==> flow/design.v <==
module mux2 #(parameter n = 16) (Out, InA, InB, Select);
	input 	[n-1:0]	InA, InB;
	input			Select;
	output 	[n-1:0]	Out;
	assign Out = Select ? InB : InA;
endmodule
module add(Out, InA, InB);
	input 		[4:0] InA, InB;
	output reg	[4:0] Out;
	always @(*) begin
		Out = InA + InB;
	end
endmodule
module SignExtend(Out, In);
	input 	[4:0] 	In;
	output 	[15:0] 	Out;
	assign Out = In[4] ? {11'b11111111111, In}:{11'b00000000000, In};
endmodule
module ALU (Out, Zero, InA, InB, ALU_opcode);
	input signed		[15:0]	InA, InB;
	input				[2:0]	ALU_opcode;
	output reg signed	[15:0]	Out;
	output reg					Zero;
	always @(*) begin
		case (ALU_opcode)
			3'd0:	Out = InA + InB;
			3'd1:	Out = InA - InB;
			3'd2:	Out = InA & InB;
			3'd3:	Out = InA | InB;
			3'd4:	Out = InA ^ InB;
			3'd5:	Out = InA >> InB[2:0];
			3'd6:	Out = InA >>> InB[2:0];
			3'd7:	Out = InA << InB[2:0];
		endcase
		Zero = (Out == 16'd0) ? 1'b1 : 1'b0;
	end
endmodule
module PC(PC, In, RST, CLK);
	input		[4:0] 	In;
	input 				CLK, RST;
	output reg	[4:0] 	PC;
	always @(posedge CLK) begin
		if (RST)
			PC <= 5'd0;
		else
			PC <= In;
	end
endmodule
module RegFile(	ReadData1, 
				ReadData2,
				REG0,
				REG1,
				REG2,
				REG3,
				REG4,
				REG5,
				REG6,
				REG7,
				WriteData, 
				ReadWriteEn, 
				WriteAddress, 
				ReadAddress1, 
				ReadAddress2, 
				RST,
				CLK);
	input 			ReadWriteEn, RST, CLK;	
	input	[2:0] 	WriteAddress, ReadAddress1, ReadAddress2;
	input	[15:0] 	WriteData;
	output 	[15:0] 	ReadData1, ReadData2;
	output	[15:0] 	REG0, REG1, REG2, REG3, REG4, REG5, REG6, REG7;
	reg 	[15:0] array_reg [7:0];
	reg 	[15:0] reg1, reg2;
	integer i;
	always @(posedge CLK) begin
		if (RST) begin
			for (i=0; i<8; i=i+1)
				array_reg[i] <= 16'd0;
		end
		else if(ReadWriteEn) begin
			if (WriteAddress != 3'd0)
				array_reg[WriteAddress] <= WriteData;	
		end
	end
	always @(*) begin 
			reg1 = array_reg[ReadAddress1];
			reg2 = array_reg[ReadAddress2];
	end	
	assign REG0 = array_reg[0];
	assign REG1 = array_reg[1];
	assign REG2 = array_reg[2];
	assign REG3 = array_reg[3];
	assign REG4 = array_reg[4];
	assign REG5 = array_reg[5];
	assign REG6 = array_reg[6];
	assign REG7 = array_reg[7];
	assign ReadData1 = reg1;
	assign ReadData2 = reg2;
endmodule
module DMEM(ReadData, Address, WriteData, WriteEn, RST, CLK);
	input 				CLK, RST, WriteEn;
	input 		[15:0] 	Address, WriteData;
	output 	 	[15:0] 	ReadData;
	reg [15:0] array_reg [15:0];
	integer i;
	always @ (posedge CLK)begin
		if (RST) begin
			for (i=0; i<16; i=i+1)
				array_reg[i] <= 16'd0;
		end
		else if (WriteEn)
			array_reg[Address[3:0]] <= WriteData;
	end
	assign ReadData = array_reg[Address[3:0]];
endmodule
module Control(PCSrc, RegSrc, RegWrEn, ALUSrc, ALUopcode, DmemWrEn, WrSrc, INST, z);
	input				z;
	input		[4:0] 	INST;
	output reg	[2:0] 	ALUopcode;
	output reg 			PCSrc, RegSrc, RegWrEn, ALUSrc, DmemWrEn, WrSrc;
	always @(*) begin
		PCSrc = 1'b0;
		RegSrc = 1'b0;
		RegWrEn = 1'b0;
		ALUSrc = 1'b0;
		DmemWrEn = 1'b0;
		WrSrc = 1'b1;
		ALUopcode = 3'd0;
		if(INST[4] == 1'b0) begin		 
			PCSrc = 1'b0;
			RegSrc = 1'b1;
			RegWrEn = 1'b1;
			ALUSrc = 1'b0; 				
			DmemWrEn = 1'b0;
			WrSrc = 1'b1;
			if(INST[3:0] == 4'b0010) ALUopcode = 3'd0; 	 
			if(INST[3:0] == 4'b0011) ALUopcode = 3'd1;	 
			if(INST[3:0] == 4'b0100) ALUopcode = 3'd2;	 
			if(INST[3:0] == 4'b0101) ALUopcode = 3'd3;	 
			if(INST[3:0] == 4'b0110) ALUopcode = 3'd4;	 
			if(INST[3:0] == 4'b1000) ALUopcode = 3'd5; 	 
			if(INST[3:0] == 4'b1001) ALUopcode = 3'd6;	 
			if(INST[3:0] == 4'b1010) ALUopcode = 3'd7;	 
		end
		else if(INST[4] == 1'd1) begin
			if(INST[3] == 1'b0) begin 			 
				PCSrc = 1'b0;
				RegSrc = 1'b1;
				RegWrEn = 1'b1;
				ALUSrc = 1'b1;
				DmemWrEn = 1'b0;
				WrSrc = 1'b1;
				if(INST[2:0] == 3'b010) ALUopcode = 3'd0; 	 
				if(INST[2:0] == 3'b100) ALUopcode = 3'd2;	 
				if(INST[2:0] == 3'b101) ALUopcode = 3'd3;	 
				if(INST[2:0] == 3'b110) ALUopcode = 3'd4;	 
			end
			else if (INST[3] == 1'b1) begin
				if (INST[3:0] == 4'b1100) begin     
					PCSrc = 1'b0;
					RegSrc = 1'b0;
					RegWrEn = 1'b1;
					ALUSrc = 1'b1;
					DmemWrEn = 1'b0;
					WrSrc = 1'b0;
					ALUopcode = 3'd0; 	 
				end
				else if (INST[3:0] == 4'b1101) begin     
					PCSrc = 1'b0;
					RegSrc = 1'b0;
					RegWrEn = 1'b0;
					ALUSrc = 1'b1;
					DmemWrEn = 1'b1;
					WrSrc = 1'b0;
					ALUopcode = 3'd0; 	 
				end
				else if (INST[3:0] == 4'b1110) begin     
					RegSrc = 1'b0;
					RegWrEn = 1'b0;
					ALUSrc = 1'b0;
					DmemWrEn = 1'b0;
					WrSrc = 1'b1;
					ALUopcode = 3'd1; 	 
					if(z == 1'b1)
						PCSrc = 1'b1;
					else	
						PCSrc = 1'b0;
				end
				else if (INST[3:0] == 4'b1111) begin     
					RegSrc = 1'b0;
					RegWrEn = 1'b0;
					ALUSrc = 1'b0;
					DmemWrEn = 1'b0;
					WrSrc = 1'b1;
					ALUopcode = 3'd1; 	 
					if(z == 1'b1)
						PCSrc = 1'b0;
					else	
						PCSrc = 1'b1;
				end
			end
		end
	end
endmodule
module Datapath (CLK, RST, INSTR, PCSrc, RegSrc, RegWrEn, ALUSrc, ALUopcode, DmemWrEn, WrSrc, INST, Zero, PC,
				REG0, REG1, REG2, REG3, REG4, REG5, REG6, REG7, ALU_result, outDMEM, ALU_A, ALU_B
				);
	input			CLK, RST, PCSrc, RegSrc, RegWrEn, ALUSrc, DmemWrEn, WrSrc;
	input 	[2:0]	ALUopcode;
	input	[15:0]	INSTR;
	output	[5:0]	PC;
	output 	[15:0]	REG0, REG1, REG2, REG3, REG4, REG5, REG6, REG7;
	output	[15:0]	ALU_result, outDMEM;
	output	[4:0]	INST;
	output			Zero;
	output	[15:0]	ALU_A, ALU_B;
	wire	[15:0]	instruction;
	wire 	[4:0]	PCout;
	wire	[4:0]	pc0, pc1, muxPC;
	wire	[2:0]	muxRegFile;
	wire	[15:0]	A, B;
	wire	[15:0]	kq_signExtend, muxALU;
	wire	[15:0]	outALU;
	wire	[15:0]	muxDataWr;
	mux2 #(.n(5)) inst0(.Select(PCSrc), .InA(pc0), .InB(pc1), .Out(muxPC));
	PC inst1(.CLK(CLK), .RST(RST), .In(muxPC), .PC(PCout));
	add inst2(.InA(5'd1), .InB(PCout), .Out(pc0));
	assign instruction = INSTR;	 
	add inst4(.InA(instruction[4:0]), .InB(PCout), .Out(pc1));
	assign PC = PCout << 1;
	assign INST = instruction[15:11];
	mux2 #(.n(3)) inst5(.Select(RegSrc), .InA(instruction[10:8]), .InB(instruction[4:2]), .Out(muxRegFile));
	RegFile inst6 (	.ReadData1(A), 
					.ReadData2(B),
					.REG0(REG0),
					.REG1(REG1),
					.REG2(REG2),
					.REG3(REG3),
					.REG4(REG4),
					.REG5(REG5),
					.REG6(REG6),
					.REG7(REG7),
					.WriteData(muxDataWr), 
					.ReadWriteEn(RegWrEn), 
					.WriteAddress(instruction[10:8]), 
					.ReadAddress1(instruction[7:5]), 
					.ReadAddress2(muxRegFile), 
					.RST(RST),
					.CLK(CLK));
	SignExtend inst7(.In(instruction[4:0]), .Out(kq_signExtend));
	mux2 #(.n(16)) inst8(.Select(ALUSrc), .InA(B), .InB(kq_signExtend), .Out(muxALU));
	ALU inst9(.InA(A), .InB(muxALU), .ALU_opcode(ALUopcode), .Out(outALU), .Zero(Zero));
	DMEM inst10(.ReadData(outDMEM), .Address(outALU), .WriteData(B), .WriteEn(DmemWrEn), .RST(RST), .CLK(CLK));
	mux2 #(.n(16)) inst11(.Select(WrSrc), .InA(outDMEM), .InB(outALU), .Out(muxDataWr));
	assign ALU_result = outALU;
	assign ALU_A = A;
	assign ALU_B = muxALU;
endmodule
module Lab4(CLK, RST, INSTR, PC, REG0, REG1, REG2, REG3, REG4, REG5, REG6, REG7, 
		inst_opcode, ALUopcode, ALU_result, Zero, outDMEM, ALU_A, ALU_B);
	input	CLK, RST;
	input		[15:0]	INSTR;
	output 		[5:0]	PC;
	output 		[15:0]	REG0, REG1, REG2, REG3, REG4, REG5, REG6, REG7;
	output 		[4:0]	inst_opcode;
	output 		[2:0]	ALUopcode;
	output 		[15:0]	ALU_result, outDMEM, ALU_A, ALU_B;
	output				Zero;
	wire 				PCSrc, RegSrc, RegWrEn, ALUSrc, DmemWrEn, WrSrc;
	Control c(.PCSrc(PCSrc), .RegSrc(RegSrc), 
			.RegWrEn(RegWrEn), .ALUSrc(ALUSrc), 
			.ALUopcode(ALUopcode), 
			.DmemWrEn(DmemWrEn), .WrSrc(WrSrc), 
			.INST(inst_opcode), .z(Zero));
	Datapath d(	.CLK(CLK), .RST(RST), .INSTR(INSTR), .PCSrc(PCSrc), .RegSrc(RegSrc), 
				.RegWrEn(RegWrEn), .ALUSrc(ALUSrc), 
				.ALUopcode(ALUopcode), .DmemWrEn(DmemWrEn), 
				.WrSrc(WrSrc), .INST(inst_opcode), .Zero(Zero), .PC(PC),
				.REG0(REG0), .REG1(REG1), .REG2(REG2), .REG3(REG3), 
				.REG4(REG4), .REG5(REG5), .REG6(REG6), .REG7(REG7), .ALU_result(ALU_result),
				.outDMEM(outDMEM), .ALU_A(ALU_A), .ALU_B(ALU_B)
				);
endmodule
Reports on Lab4
Tool output for the design above, in the order of the flow.
Line numbers count from 1 in the design file above.
Operators: Yosys type, input widths -> output width; for muxes data width and select width s.
Cell names lack the library's common part.
The mark - stands for no value.
- top module: Lab4
- clock: CLK
- standard-cell library: sky130hd
- timing corner: tt_025C_1v80

After elaboration
Source: Yosys, flattened and elaborated, memories not mapped. Widths are those after wreduce; folded enables and synchronous resets count as part of the registers. Registers that Yosys merges into a memory's read port (data or address) are not register bits. Print and check cells do not count. Equal cells are merged and count once.
Memory sizes are those after Yosys's memory passes, which may raise the word count (mostly to a power of two), join words into wider ones and drop unused or constant bits.
- noted equality and inequality tests: 21
- muxes and demuxes: 63
- add/sub/neg operators at 4
- noted shifts and indexed selects: 3
- bitwise operators at 3
- reductions and logical operators at 3
- operator list (operator ; number):
    $pmux 16 s8 ; 1
    $mux 16 ; 8
    $mux 3 ; 14
    $mux 1 ; 33
    $eq 4x4->1 const B ; 7
    $eq 3x3->1 const B ; 7
    $add 16x16->16 ; 1
    $sub 16x16->16 ; 1
    $and 16x16->16 ; 1
    $or 16x16->16 ; 1
    $xor 16x16->16 ; 1
    $shl 16x3->16 ; 1
    $shr 16x3->16 ; 1
    $sshr 16x3->16 ; 1
    $logic_not 16->1 ; 1
    $eq 4x3->1 const B ; 3
    $mux 4 ; 2
    $mux 2 ; 4
    $eq 3x2->1 const B ; 2
    $add 1x5->5 const A ; 1
    $add 5x5->5 ; 1
    $mux 5 ; 1
    $eq 4x2->1 const B ; 1
    $eq 3x1->1 const B ; 1
    $logic_not 3->1 ; 1
    $reduce_bool 3->1 ; 1
- noted memory bits (writable): 384
- register bits after elaboration: 5
- elaborated cells: 100
- memories at 2
- input bits: 18
- output and inout bits: 207
- memory list (name ; words ; width ; RTL line ; text):
    d.inst10.array_reg ; 16 ; 16 ; 103 ; reg [15:0] array_reg [15:0];
    d.inst6.array_reg ; 8 ; 16 ; 71 ; reg [15:0] array_reg [7:0];

Depth
Yosys ltp: most cells in a row. Word level: on the elaborated netlist, between registers, memories and ports. Mapped: between sequential cells and ports; inverters and the memories' decode and read muxes count.
- depth after elaboration at 21
- ABC_AREA at 0
- depth in mapped cells at 39
- noted mapped depth without buffers: 33

Mapped cells and area
Source: synth_stat.txt of the flow (Yosys; design flattened, memories mapped). It holds for the ABC_AREA given above (unset counts as 0); a run with the other value may have another netlist.
The area totals of this step are shown rounded.
- cells by type (cell ; number ; area in all (um2)):
    edfxtp_1 ; 384 ; 1.15E+04
    nor2_1 ; 442 ; 1.66E+03
    mux2i_1 ; 161 ; 1.61E+03
    mux4_2 ; 41 ; 923.386
    ha_1 ; 53 ; 663.136
    nand2_1 ; 167 ; 626.851
    o21ai_0 ; 75 ; 375.36
    nand3_1 ; 74 ; 370.355
    a21oi_1 ; 72 ; 360.346
    clkbuf_1 ; 90 ; 337.824
    mux2_2 ; 26 ; 292.781
    buf_2 ; 45 ; 225.216
    o211ai_1 ; 26 ; 195.187
    xnor2_1 ; 22 ; 192.685
    and3_1 ; 30 ; 187.68
    nor3_1 ; 36 ; 180.173
    nand2b_1 ; 28 ; 175.168
    inv_1 ; 46 ; 172.666
Not listed: further types 79, cells in them 362.
- flip-flop cells at 389
- noted area of sequential cells: 11600 um2
- buffers: 171
- cell area after synthesis at 23200 um2
- cell count at 2180
By module: a second synthesis without flattening, with its own total; a netlist apart from the flattened one above.
- cells (unflattened synthesis) at 1761
- noted area (unflattened synthesis): 23300 um2
Rows give one instance, submodules left out.
- modules (module ; area (um2) ; cells ; sequential area (um2) ; instances):
    DMEM ; 11600 ; 724 ; 7690 ; 1
    RegFile ; 6810 ; 411 ; 3840 ; 1
    ALU ; 3520 ; 485 ; 0.0 ; 1
    mux2 #(n=16) ; 249 ; 18 ; 0.0 ; 2
    add ; 159 ; 19 ; 0.0 ; 2
    Control ; 174 ; 25 ; 0.0 ; 1
    PC ; 131 ; 10 ; 100 ; 1
    SignExtend ; 120 ; 16 ; 0.0 ; 1
    mux2 #(n=5) ; 56.3 ; 5 ; 0.0 ; 1
    Datapath ; 52.6 ; 8 ; 0.0 ; 1
    mux2 #(n=3) ; 33.8 ; 3 ; 0.0 ; 1
    Lab4 ; 0.0 ; 0 ; 0.0 ; 1

Worst setup path after synthesis
Source: OpenSTA report_checks on the synthesized netlist (no wires, ideal clock, input and output delay 20% of the period each), path of least setup slack; recovery checks are left aside. Register names are those of the netlist, which keeps one name where synthesis merged equal registers.
- kind: input-to-output
- from: input port INSTR[14]
- to: output port Zero
- path slack at 2216 ps
- input delay: 2400 ps
- delay of the path: 4984 ps
- required time at 9600 ps
- output delay at 2400 ps
- noted path buffers: 6
- period at 12000 ps
- driving pins on the path: 25
- noted arrival time: 7384 ps
- noted period reached after synthesis: 9784 ps
"delay of the path" = arrival - input delay + setup time.
A path that ends at an output port has no setup time.
"driving pins on the path": output pins that drive a net of the path, with the launching flip-flop's if there is one; two outputs of one cell count as two.
"period reached after synthesis" is the clock period less the worst setup slack; recovery checks do not enter. This is arithmetic on one report: input and output delays are still those of the set period (20% each).
The rows between start and end are the longest chain of elaborated cells between them; the timing report does not say that the signal goes this way. Where chains are equally long, one stands for them.
Each line given opens the expression or statement behind the cell; cells for indexed reads and writes are added by Yosys, which also makes memories of some case tables.
- cell sequence: buf_6 > and2_1 > buf_6 > o31a_4 > o32ai_2 > o31a_1 > buf_2 > buf_4 > buf_4 > buf_4 > ha_1 > a21oi_1 > xnor2_1 > ha_1 > a21o_1 > a21oi_1 > nand2_1 > a31oi_1 > o21ai_0 > xor2_1 > a32oi_1 > nand4b_1 > nor4_1 > nand3_1 > a2111oi_0
- noted length of the longest elaborated chain: 13
- noted elaborated cells between the ends (all ways): 52
- RTL lines, path after synthesis (what ; RTL line ; text):
    start: declaration ; 261 ; input [15:0] INSTR;
    $eq 4x2->1 ; 136 ; if(INST[3:0] == 4'b0011) ALUopcode = 3'd1;
    $mux 1 ; 136 ;
    $mux 2 ; 137 ; if(INST[3:0] == 4'b0100) ALUopcode = 3'd2;
    $mux 2 ; 138 ; if(INST[3:0] == 4'b0101) ALUopcode = 3'd3;
    $mux 3 ; 139 ; if(INST[3:0] == 4'b0110) ALUopcode = 3'd4;
    $mux 3 ; 140 ; if(INST[3:0] == 4'b1000) ALUopcode = 3'd5;
    $mux 3 ; 141 ; if(INST[3:0] == 4'b1001) ALUopcode = 3'd6;
    $mux 3 ; 142 ; if(INST[3:0] == 4'b1010) ALUopcode = 3'd7;
    $mux 3 ; 128 ; if(INST[4] == 1'b0) begin
    $eq 3x3->1 ; 25 ; case (ALU_opcode)
    $pmux 16 s8 ; 25 ;
    $logic_not 16->1 ; 35 ; Zero = (Out == 16'd0) ? 1'b1 : 1'b0;
    $mux 1 ; 35 ;
    end: declaration ; 267 ; output Zero;

Path in the finished layout
Path of least setup slack in the final report of record 1 (OpenROAD, finished layout, wires in). Where an end is a register, its clock arrival counts in the times.
The report prints the path's times to 10 ps; the period is as set.
- kind: input-to-output
- from: input port INSTR[15]
- to: output port Zero
- noted arrival time: 8910 ps
- path slack at 130 ps
- period at 11300 ps
- required time at 9040 ps
- input delay: 2260 ps
- output delay at 2260 ps
- noted path buffers: 7
- driving pins on the path: 25
The rows between start and end are the longest chain of elaborated cells between them; the timing report does not say that the signal goes this way. Where chains are equally long, one stands for them.
A memory read counts as a cell of the chain, while the word-level depth stops at memories.
- cell sequence: clkdlybuf4s15_1 > buf_2 > a21boi_2 > or2_2 > buf_2 > buf_2 > nand2_1 > a32oi_1 > nand3_1 > buf_2 > o21ai_2 > xnor2_1 > ha_1 > a21o_1 > a21o_1 > a21oi_1 > o211a_1 > nor2_1 > xor2_1 > o32a_2 > nor4_2 > nand3_1 > a2111oi_4 > buf_4 > clkdlybuf4s50_1
- noted length of the longest elaborated chain: 8
- noted elaborated cells between the ends (all ways): 25
- RTL lines, path post-layout (what ; RTL line ; text):
    start: declaration ; 261 ; input [15:0] INSTR;
    $mux 1 ; 128 ; if(INST[4] == 1'b0) begin
    $mux 3 ; 5 ; assign Out = Select ? InB : InA;
    $mem_v2 8x16 ; 71 ; reg [15:0] array_reg [7:0];
    $mux 16 ; 5 ;
    $sub 16x16->16 ; 27 ; 3'd1: Out = InA - InB;
    $pmux 16 s8 ; 25 ; case (ALU_opcode)
    $logic_not 16->1 ; 35 ; Zero = (Out == 16'd0) ? 1'b1 : 1'b0;
    $mux 1 ; 35 ;
    end: declaration ; 267 ; output Zero;

Appendix: measured runs

Top module Lab4; platform sky130hd; tools Yosys and OpenROAD; 6 stored runs in no particular order. Input and output delays are each 20% of the period that was set; the output load is 0.01 pF.
"clock period reached" is the run's clock period less its worst setup slack. It is reckoned from that one timing run; input and output delays stay at 20% of the period that was set.
"allowed time less slack (worst setup path)" is the time allowed to the run's worst setup path (the clock period less input and output delay, where it has them) less its slack. Clock arrival times count: a late capture clock shortens it, a late launch clock lengthens it.
"power consumption" rests on the timing tool's default activity at the inputs, not on a simulated workload.
"allowed time less slack (worst setup path)" is given in steps of 10 ps.
The results are shown rounded.

Record 1
Settings were CAP_MARGIN = 40; CELL_PAD_IN_SITES_DETAIL_PLACEMENT = 2; CELL_PAD_IN_SITES_GLOBAL_PLACEMENT = 3; CORE_ASPECT_RATIO = 1.18; CORE_MARGIN = 7; CORE_UTILIZATION = 27; CTS_CLUSTER_DIAMETER = 219; GPL_ROUTABILITY_DRIVEN = 0; GPL_TIMING_DRIVEN = 0; MAX_ROUTING_LAYER = met5; PLACE_DENSITY = 0.84; SETUP_SLACK_MARGIN = 0.03; SLEW_MARGIN = 0; period_ns = 11.3
- cell area after synthesis at 23200 um2
- lowest setup slack: 134 ps
- lowest hold slack at 647 ps
- allowed time less slack (worst setup path): 6650 ps
- worst path kind: input-to-output
- final design utilization at 0.346
- noted the clock period reached: 11166 ps
- power consumption at 5.85 mW
- noted the final setup TNS: 0 ps
- area of the die at 94300 um2
- noted the standard-cell area of the final layout: 29400 um2

Record 2
Settings were CELL_PAD_IN_SITES_DETAIL_PLACEMENT = 2; CELL_PAD_IN_SITES_GLOBAL_PLACEMENT = 1; CORE_UTILIZATION = 40; PLACE_DENSITY = 0.6; period_ns = 12.0; CAP_MARGIN = 20; CORE_MARGIN = 2; SLEW_MARGIN = 20
- allowed time less slack (worst setup path): 6840 ps
- worst path kind: input-to-output
- power consumption at 5.14 mW
- final design utilization at 0.485
- area of the die at 59900 um2
- lowest hold slack at 634 ps
- lowest setup slack: 358 ps
- noted the clock period reached: 11642 ps
- noted the standard-cell area of the final layout: 27900 um2
- noted the final setup TNS: 0 ps
- cell area after synthesis at 23200 um2

Record 3
Settings were CORE_UTILIZATION = 40; PLACE_DENSITY = 0.6; period_ns = 9.54; CAP_MARGIN = 20; CORE_MARGIN = 2; SLEW_MARGIN = 20
- noted the final setup TNS: 0 ps
- power consumption at 6.69 mW
- allowed time less slack (worst setup path): 5550 ps
- worst path kind: input-to-output
- final design utilization at 0.513
- lowest hold slack at 600 ps
- lowest setup slack: 176 ps
- cell area after synthesis at 23200 um2
- noted the clock period reached: 9364 ps
- noted the standard-cell area of the final layout: 29500 um2
- area of the die at 59900 um2

Record 4
Settings were CELL_PAD_IN_SITES_GLOBAL_PLACEMENT = 2; CORE_UTILIZATION = 37; PLACE_DENSITY = 0.82; SLEW_MARGIN = 5; TNS_END_PERCENT = 60; period_ns = 9.21; CAP_MARGIN = 20; CORE_MARGIN = 2
- power consumption at 6.94 mW
- area of the die at 64700 um2
- lowest setup slack: 145 ps
- allowed time less slack (worst setup path): 5380 ps
- worst path kind: input-to-output
- lowest hold slack at 612 ps
- noted the standard-cell area of the final layout: 29700 um2
- noted the clock period reached: 9065 ps
- noted the final setup TNS: 0 ps
- final design utilization at 0.48
- cell area after synthesis at 23200 um2

Record 5
Settings were CELL_PAD_IN_SITES_GLOBAL_PLACEMENT = 2; HOLD_SLACK_MARGIN = 0.18; MAX_ROUTING_LAYER = met4; PLACE_DENSITY = 0.84; period_ns = 12.0; CAP_MARGIN = 20; CORE_MARGIN = 2; CORE_UTILIZATION = 40; SLEW_MARGIN = 20
- cell area after synthesis at 23200 um2
- noted the final setup TNS: 0 ps
- allowed time less slack (worst setup path): 6810 ps
- worst path kind: input-to-output
- area of the die at 59900 um2
- lowest hold slack at 592 ps
- noted the clock period reached: 11609 ps
- lowest setup slack: 391 ps
- power consumption at 4.94 mW
- final design utilization at 0.482
- noted the standard-cell area of the final layout: 27700 um2

Record 6
Settings were ABC_AREA = 0; CELL_PAD_IN_SITES_DETAIL_PLACEMENT = 0; CELL_PAD_IN_SITES_GLOBAL_PLACEMENT = 0; CORE_UTILIZATION = 23; CTS_CLUSTER_DIAMETER = 144; GPL_TIMING_DRIVEN = 0; MIN_ROUTING_LAYER = met2; PLACE_DENSITY = 0.39; SETUP_SLACK_MARGIN = 2.08; SLEW_MARGIN = 35; TNS_END_PERCENT = 20; period_ns = 12.0; CAP_MARGIN = 20; CORE_MARGIN = 2
- lowest hold slack at 667 ps
- area of the die at 103000 um2
- final design utilization at 0.318
- noted the final setup TNS: 0 ps
- noted the clock period reached: 9995 ps
- power consumption at 6.12 mW
- cell area after synthesis at 23200 um2
- allowed time less slack (worst setup path): 5200 ps
- worst path kind: input-to-output
- noted the standard-cell area of the final layout: 31800 um2
- lowest setup slack: 2000 ps
